==> flow/design.v <==
module pwm_hw(
input clk,      			 
input reset,  			     
input red,                   
input green,                 
input blue,                  
output [19:0] Red_High_HW,   
output [19:0] Red_Low_HW,    
output [19:0] Green_High_HW, 
output [19:0] Green_Low_HW,  
output [19:0] Blue_High_HW,  
output [19:0] Blue_Low_HW    
             );
HW_PWM Red(.clk(clk),.reset(reset),.Colour_input(red),.High_Count(Red_High_HW),.Low_Count(Red_Low_HW));           
HW_PWM Green(.clk(clk),.reset(reset),.Colour_input(green),.High_Count(Green_High_HW), .Low_Count(Green_Low_HW));  
HW_PWM Blue(.clk(clk),.reset(reset),.Colour_input(blue),.High_Count(Blue_High_HW), .Low_Count(Blue_Low_HW));      
endmodule
module HW_PWM(
input clk,                     
input reset,                   
input Colour_input,            
output reg [19:0] High_Count,  
output reg [19:0] Low_Count    
            );
reg PrevPwm;                   
reg [19:0]Count;               
always@(posedge clk)
begin
if (!reset)                    
    begin
	Count<=20'b0;
	High_Count<=20'b0;
	Low_Count<=20'b0;          
	PrevPwm<=1'b0;
	end
else if(Colour_input==1)       
   begin
	if(PrevPwm!=Colour_input)  
		begin
 		Low_Count<=Count;      
		PrevPwm<=1'b1;         
		Count<=20'b0;          
		end
	else
		begin                  
		Count<=Count+1'b1;     
		end
  end
else if(Colour_input==0)       
	begin
	if(PrevPwm!=Colour_input)  
		begin
		High_Count<=Count;     
		PrevPwm<=Colour_input; 
		Count<=20'b0;          
		end
else
     begin                     
     Count<=Count+1'b1;        
     end     
end
end			
endmodule			
Ticket comment

Step by step through the tools: pwm_hw
Tool output for the design above before and after an edit, in the order of the flow.
"orig" refers to lines of the RTL above, "edited" to lines of the edited file.
"change" is "edited" less "orig", of the values as shown.
{"block": "inputs", "design": "pwm_hw", "clock_port": "clk", "lib": "sky130hd", "pvt_corner": "tt_025C_1v80"}

The edit
The edit as a unified diff against the file above.
This change comes from a script, not from a designer. The edited design behaves differently; no optimisation was intended.
begin of diff
@@ -36,5 +36,5 @@
 else if(Colour_input==1)       
    begin
-	if(PrevPwm!=Colour_input)  
+	if(PrevPwm==Colour_input)  
 		begin
  		Low_Count<=Count;      
end of diff

Word level
Source: Yosys, flattened and elaborated, memories not mapped. Widths are those after wreduce. Registers that Yosys merges into a memory's read port (data or address) are not register bits. Print and check cells do not count. Equal cells are merged and count once.
{"block": "bits", "item": "ff_bits", "orig": 183, "edited": 183, "change": 0}
{"block": "bits", "item": "input_bits", "orig": 5, "edited": 5, "change": 0}
{"block": "bits", "item": "output_inout_bits", "orig": 120, "edited": 120, "change": 0}
{"block": "bits", "item": "elab_cells", "orig": 40, "edited": 57, "change": 17}
{"block": "op_classes", "item": "add_sub_neg", "orig": 3, "edited": 3, "change": 0}
{"block": "op_classes", "item": "n_eq", "orig": 3, "edited": 9, "change": 6}
{"block": "op_classes", "item": "n_mux", "orig": 9, "edited": 18, "change": 9}
{"block": "op_classes", "item": "n_logic", "orig": 4, "edited": 3, "change": -1}
{"block": "op_classes", "item": "reduce_logical", "orig": 9, "edited": 12, "change": 3}
{"block": "op_table", "cell": "20-bit two-way mux", "orig": 0, "edited": 9, "change": 9}
{"block": "op_table", "cell": "2-bit AND reduction", "orig": 6, "edited": 9, "change": 3}
{"block": "op_table", "cell": "2-bit OR reduction", "orig": 3, "edited": 0, "change": -3}
{"block": "op_table", "cell": "1-bit == test", "orig": 0, "edited": 3, "change": 3}
{"block": "op_table", "cell": "2-bit by 1-bit inequality test with 1-bit output (second input constant)", "orig": 0, "edited": 3, "change": 3}
{"block": "op_table", "cell": "2-bit nonzero test", "orig": 0, "edited": 3, "change": 3}
{"block": "op_table", "cell": "1-bit inverter", "orig": 4, "edited": 3, "change": -1}
{"block": "op_table", "cell": "1-bit two-way mux", "orig": 9, "edited": 9, "change": 0}
{"block": "op_table", "cell": "20-bit by 1-bit adder with 20-bit output (second input constant)", "orig": 3, "edited": 3, "change": 0}
{"block": "op_table", "cell": "1-bit inequality test", "orig": 3, "edited": 3, "change": 0}

Logic depth
Longest topological path by Yosys (ltp), each cell counted once; first at word level (registers and memories cut), then after technology mapping (sequential cells cut; the memories' decode and read muxes count).
{"block": "depth", "item": "depth_word", "orig": 3, "edited": 3, "change": 0}
{"block": "depth", "item": "ABC_AREA", "orig": "0", "edited": "0"}
{"block": "depth", "item": "ltp_mapped", "orig": 6, "edited": 7, "change": 1}
{"block": "depth", "item": "depth_no_buf", "orig": 5, "edited": 6, "change": 1}

Synthesis result
Yosys stat after the flow's synthesis: flattened, memories mapped to cells. It holds for the ABC_AREA given above (unset counts as 0); a run with the other value may have another netlist.
{"block": "by_type", "cell_type": "sky130_fd_sc_hd__nand2_1", "orig": 12, "edited": 20, "change": 8}
{"block": "by_type", "cell_type": "sky130_fd_sc_hd__nand3_1", "orig": 27, "edited": 21, "change": -6}
{"block": "by_type", "cell_type": "sky130_fd_sc_hd__xnor2_1", "orig": 23, "edited": 28, "change": 5}
{"block": "by_type", "cell_type": "sky130_fd_sc_hd__o21ai_0", "orig": 11, "edited": 16, "change": 5}
{"block": "by_type", "cell_type": "sky130_fd_sc_hd__mux2i_1", "orig": 125, "edited": 122, "change": -3}
{"block": "by_type", "cell_type": "sky130_fd_sc_hd__or4_1", "orig": 1, "edited": 4, "change": 3}
{"block": "by_type", "cell_type": "sky130_fd_sc_hd__a21boi_0", "orig": 0, "edited": 3, "change": 3}
{"block": "by_type", "cell_type": "sky130_fd_sc_hd__clkbuf_2", "orig": 0, "edited": 3, "change": 3}
{"block": "by_type", "cell_type": "sky130_fd_sc_hd__nor3b_1", "orig": 0, "edited": 3, "change": 3}
{"block": "by_type", "cell_type": "sky130_fd_sc_hd__nor2b_1", "orig": 123, "edited": 121, "change": -2}
{"block": "by_type", "cell_type": "sky130_fd_sc_hd__nand4_1", "orig": 14, "edited": 12, "change": -2}
{"block": "by_type", "cell_type": "sky130_fd_sc_hd__a21oi_1", "orig": 13, "edited": 15, "change": 2}
{"block": "by_type", "cell_type": "sky130_fd_sc_hd__or3_1", "orig": 12, "edited": 10, "change": -2}
{"block": "by_type", "cell_type": "sky130_fd_sc_hd__and3_1", "orig": 9, "edited": 7, "change": -2}
{"block": "by_type", "cell_type": "sky130_fd_sc_hd__a31oi_1", "orig": 2, "edited": 0, "change": -2}
{"block": "by_type", "cell_type": "sky130_fd_sc_hd__a41o_1", "orig": 2, "edited": 0, "change": -2}
{"block": "by_type", "cell_type": "sky130_fd_sc_hd__clkbuf_8", "orig": 2, "edited": 0, "change": -2}
{"block": "by_type", "cell_type": "sky130_fd_sc_hd__nor4b_1", "orig": 2, "edited": 0, "change": -2}
Not every row of either side is listed.
{"block": "mapped", "item": "cell_count", "orig": 703, "edited": 713, "change": 10}
{"block": "mapped", "item": "yosys_area_um2", "orig": 7258.2, "edited": 7288.2, "change": 30.0}
{"block": "mapped", "item": "seq_area_um2", "orig": 3663.5, "edited": 3663.5, "change": 0.0}
{"block": "mapped", "item": "ffs", "orig": 183, "edited": 183, "change": 0}
{"block": "mapped", "item": "n_buf", "orig": 39, "edited": 40, "change": 1}
By module: a second synthesis without flattening, with its own total; a netlist apart from the flattened one above.
{"block": "hier_totals", "item": "cells_unflattened", "orig": 705, "edited": 708, "change": 3}
{"block": "hier_totals", "item": "area_unflattened_um2", "orig": 7319.5, "edited": 7349.5, "change": 30.0}
Each row is one instance without its submodules.
{"block": "by_module_orig", "mod": "HW_PWM", "instances": 3, "n_cells": 235, "area_um2": 2439.8, "mod_seq_area_um2": 1221.2}
{"block": "by_module_orig", "mod": "pwm_hw", "instances": 1, "n_cells": 0, "area_um2": 0.0, "mod_seq_area_um2": 0.0}
{"block": "by_module_edited", "mod": "HW_PWM", "instances": 3, "n_cells": 236, "area_um2": 2449.8, "mod_seq_area_um2": 1221.2}
{"block": "by_module_edited", "mod": "pwm_hw", "instances": 1, "n_cells": 0, "area_um2": 0.0, "mod_seq_area_um2": 0.0}

Timing after synthesis
OpenSTA on the mapped netlist: ideal clock, no wires. The path of least setup slack (recovery checks aside). Input and output delay are each 20% of the period. Register names are those of the netlist, which keeps one name where synthesis merged equal registers.
{"block": "synth_timing", "item": "kind", "orig": "input port to flip-flop", "edited": "flip-flop to flip-flop"}
{"block": "synth_timing", "item": "start", "orig": "input port green", "edited": "register Blue.Count[0]"}
{"block": "synth_timing", "item": "end", "orig": "register Green.Count[14]", "edited": "register Blue.Count[18]"}
{"block": "synth_timing", "item": "clock_period_ps", "orig": 2000, "edited": 2000, "change": 0}
{"block": "synth_timing", "item": "in_delay_ps", "orig": 400}
{"block": "synth_timing", "item": "setup_ps", "orig": 59, "edited": 72, "change": 13}
{"block": "synth_timing", "item": "launch_ps", "orig": 400, "edited": 0, "change": -400}
{"block": "synth_timing", "item": "t_arrival_ps", "orig": 1698, "edited": 1715, "change": 17}
{"block": "synth_timing", "item": "required_time_ps", "orig": 1941, "edited": 1928, "change": -13}
{"block": "synth_timing", "item": "setup_slack_ps", "orig": 243, "edited": 213, "change": -30}
{"block": "synth_timing", "item": "path_delay_ps", "orig": 1357, "edited": 1787, "change": 430}
{"block": "synth_timing", "item": "driving_pins", "orig": 6, "edited": 6, "change": 0}
{"block": "synth_timing", "item": "n_path_buf", "orig": 1, "edited": 0, "change": -1}
{"block": "synth_timing", "item": "synth_period_reached_ps", "orig": 1757, "edited": 1787, "change": 30}
"path_delay_ps" = arrival - input delay + setup time.
"driving_pins": output pins that drive a net of the path, with the launching flip-flop's if there is one; two outputs of one cell count as two.
"synth_period_reached_ps" is the clock period less the worst setup slack; recovery checks do not enter. This is arithmetic on one report: input and output delays are still those of the set period (20% each).
The rows between start and end are the longest chain of elaborated cells between them; the timing report does not say that the signal goes this way. Where chains are equally long, one stands for them.
Each line given opens the expression or statement behind the cell; cells for indexed reads and writes are added by Yosys, which also makes memories of some case tables.
A register here has more assigning lines than the two given.
{"block": "synth_between_orig", "cell_sequence": "sky130_fd_sc_hd__inv_1 -> sky130_fd_sc_hd__ha_1 -> sky130_fd_sc_hd__clkbuf_1 -> sky130_fd_sc_hd__nand2_1 -> sky130_fd_sc_hd__or4_1 -> sky130_fd_sc_hd__nand2_1", "elab_chain_len": 2, "cone_cells": 2, "cone_classes": "1 x eq/ne; 1 x reduce/logical"}
{"block": "synth_lines_orig", "item": "from (decl)", "line": 5, "text": "input green,"}
{"block": "synth_lines_orig", "item": "1-bit inequality test", "line": 38, "text": "if(PrevPwm!=Colour_input)"}
{"block": "synth_lines_orig", "item": "2-bit OR reduction"}
{"block": "synth_lines_orig", "item": "to (assign)", "line": 46, "text": "Count<=Count+1'b1;"}
{"block": "synth_lines_orig", "item": "to (assign)", "line": 59, "text": "Count<=Count+1'b1;"}
{"block": "synth_lines_orig", "item": "to (decl)", "line": 26, "text": "reg [19:0]Count;"}
{"block": "synth_between_edited", "cell_sequence": "sky130_fd_sc_hd__dfxtp_1 -> sky130_fd_sc_hd__ha_1 -> sky130_fd_sc_hd__nand4_1 -> sky130_fd_sc_hd__or2_2 -> sky130_fd_sc_hd__or4_1 -> sky130_fd_sc_hd__a21oi_1", "elab_chain_len": 3, "cone_cells": 4, "cone_classes": "1 x add/sub; 3 x mux"}
{"block": "synth_lines_edited", "item": "from (decl)", "line": 26, "text": "reg [19:0]Count;"}
{"block": "synth_lines_edited", "item": "from (assign)", "line": 46, "text": "Count<=Count+1'b1;"}
{"block": "synth_lines_edited", "item": "from (assign)", "line": 59, "text": "Count<=Count+1'b1;"}
{"block": "synth_lines_edited", "item": "20-bit by 1-bit adder with 20-bit output", "line": 59}
{"block": "synth_lines_edited", "item": "20-bit two-way mux", "line": 51, "text": "if(PrevPwm!=Colour_input)"}
{"block": "synth_lines_edited", "item": "20-bit two-way mux", "line": 36, "text": "else if(Colour_input==1)"}
{"block": "synth_lines_edited", "item": "to (assign)", "line": 46}
{"block": "synth_lines_edited", "item": "to (assign)", "line": 59}
{"block": "synth_lines_edited", "item": "to (decl)", "line": 26}

Timing after layout
From the final timing report of each run of pair A: the path of least setup slack in the routed layout; clock arrival at registers is part of the times.
The path's times are printed in steps of 10 ps; the period is the one set.
{"block": "layout_timing", "item": "kind", "orig": "flip-flop to flip-flop", "edited": "flip-flop to flip-flop"}
{"block": "layout_timing", "item": "start", "orig": "register Red.Count[4]", "edited": "register Blue.Count[1]"}
{"block": "layout_timing", "item": "end", "orig": "register Red.Count[15]", "edited": "register Blue.Count[18]"}
{"block": "layout_timing", "item": "clock_period_ps", "orig": 2000, "edited": 2000, "change": 0}
{"block": "layout_timing", "item": "setup_ps", "orig": 70, "edited": 60, "change": -10}
{"block": "layout_timing", "item": "launch_ps", "orig": 420, "edited": 420, "change": 0}
{"block": "layout_timing", "item": "t_arrival_ps", "orig": 2100, "edited": 2230, "change": 130}
{"block": "layout_timing", "item": "required_time_ps", "orig": 2350, "edited": 2360, "change": 10}
{"block": "layout_timing", "item": "setup_slack_ps", "orig": 250, "edited": 130, "change": -120}
{"block": "layout_timing", "item": "driving_pins", "orig": 5, "edited": 6, "change": 1}
{"block": "layout_timing", "item": "n_path_buf", "orig": 0, "edited": 0, "change": 0}
The rows between start and end are the longest chain of elaborated cells between them; the timing report does not say that the signal goes this way. Where chains are equally long, one stands for them.
A register here has more assigning lines than the two given.
{"block": "layout_between_orig", "cell_sequence": "sky130_fd_sc_hd__dfxtp_1 -> sky130_fd_sc_hd__nand4_1 -> sky130_fd_sc_hd__or4_4 -> sky130_fd_sc_hd__or3_1 -> sky130_fd_sc_hd__a21oi_1", "elab_chain_len": 1, "cone_cells": 1, "cone_classes": "1 x add/sub"}
{"block": "layout_lines_orig", "item": "from (decl)", "line": 26, "text": "reg [19:0]Count;"}
{"block": "layout_lines_orig", "item": "from (assign)", "line": 46, "text": "Count<=Count+1'b1;"}
{"block": "layout_lines_orig", "item": "from (assign)", "line": 59, "text": "Count<=Count+1'b1;"}
{"block": "layout_lines_orig", "item": "20-bit by 1-bit adder with 20-bit output", "line": 46}
{"block": "layout_lines_orig", "item": "to (assign)", "line": 46}
{"block": "layout_lines_orig", "item": "to (assign)", "line": 59}
{"block": "layout_lines_orig", "item": "to (decl)", "line": 26}
{"block": "layout_between_edited", "cell_sequence": "sky130_fd_sc_hd__dfxtp_1 -> sky130_fd_sc_hd__ha_1 -> sky130_fd_sc_hd__nand4_1 -> sky130_fd_sc_hd__or2_2 -> sky130_fd_sc_hd__or4_1 -> sky130_fd_sc_hd__a21oi_1", "elab_chain_len": 3, "cone_cells": 4, "cone_classes": "1 x add/sub; 3 x mux"}
{"block": "layout_lines_edited", "item": "from (decl)", "line": 26, "text": "reg [19:0]Count;"}
{"block": "layout_lines_edited", "item": "from (assign)", "line": 46, "text": "Count<=Count+1'b1;"}
{"block": "layout_lines_edited", "item": "from (assign)", "line": 59, "text": "Count<=Count+1'b1;"}
{"block": "layout_lines_edited", "item": "20-bit by 1-bit adder with 20-bit output", "line": 59}
{"block": "layout_lines_edited", "item": "20-bit two-way mux", "line": 51, "text": "if(PrevPwm!=Colour_input)"}
{"block": "layout_lines_edited", "item": "20-bit two-way mux", "line": 36, "text": "else if(Colour_input==1)"}
{"block": "layout_lines_edited", "item": "to (assign)", "line": 46}
{"block": "layout_lines_edited", "item": "to (assign)", "line": 59}
{"block": "layout_lines_edited", "item": "to (decl)", "line": 26}

Layout results
Runs of the flow (Yosys, OpenROAD) on both versions; the two runs of a pair have the same settings. The constraints put input and output delay at 20% of the set period each and load the outputs with 0.01 pF.
{"block": "flow_settings_pair_A", "CORE_UTILIZATION": 40, "PLACE_DENSITY": 0.6, "period_ns": 2.0, "CAP_MARGIN": 20, "CORE_MARGIN": 2, "SLEW_MARGIN": 20}
{"block": "measured_pair_A", "item": "ys_area_um2", "orig": 7258.2, "edited": 7288.2, "change": 30.0}
{"block": "measured_pair_A", "item": "die_footprint_um2", "orig": 19239.1, "edited": 19316.8, "change": 77.7}
{"block": "measured_pair_A", "item": "finish.utilization_pct", "orig": 53.3, "edited": 54.2, "change": 0.9}
{"block": "measured_pair_A", "item": "setup_ws_ps", "orig": 246, "edited": 126, "change": -120}
{"block": "measured_pair_A", "item": "tns_ps", "orig": 0, "edited": 0, "change": 0}
{"block": "measured_pair_A", "item": "fin_hold_ws_ps", "orig": 304, "edited": 412, "change": 108}
{"block": "measured_pair_A", "item": "total_power_mw", "orig": 7.517, "edited": 7.365, "change": -0.152}
{"block": "measured_pair_A", "item": "achieved_clock_period_ps", "orig": 1754, "edited": 1874, "change": 120}
{"block": "flow_settings_pair_B", "ABC_AREA": 1, "CORE_MARGIN": 6, "CORE_UTILIZATION": 42, "GPL_ROUTABILITY_DRIVEN": 0, "MAX_ROUTING_LAYER": "met4", "PLACE_DENSITY": 0.78, "SLEW_MARGIN": 25, "TNS_END_PERCENT": 85, "period_ns": 1.53, "CAP_MARGIN": 20}
{"block": "measured_pair_B", "item": "ys_area_um2", "orig": 7095.6, "edited": 7126.8, "change": 31.2}
{"block": "measured_pair_B", "item": "die_footprint_um2", "orig": 20156.9, "edited": 20239.3, "change": 82.4}
{"block": "measured_pair_B", "item": "finish.utilization_pct", "orig": 56.4, "edited": 55.7, "change": -0.7}
{"block": "measured_pair_B", "item": "setup_ws_ps", "orig": 151, "edited": 71, "change": -80}
{"block": "measured_pair_B", "item": "tns_ps", "orig": 0, "edited": 0, "change": 0}
{"block": "measured_pair_B", "item": "fin_hold_ws_ps", "orig": 310, "edited": 339, "change": 29}
{"block": "measured_pair_B", "item": "total_power_mw", "orig": 10.624, "edited": 10.013, "change": -0.611}
{"block": "measured_pair_B", "item": "achieved_clock_period_ps", "orig": 1379, "edited": 1459, "change": 80}
"achieved_clock_period_ps" = clock period - worst setup slack. The figure is calculated, with input and output delays left at 20% of the set period.
"total_power_mw" rests on the timing tool's default activity at the inputs, not on a simulated workload.
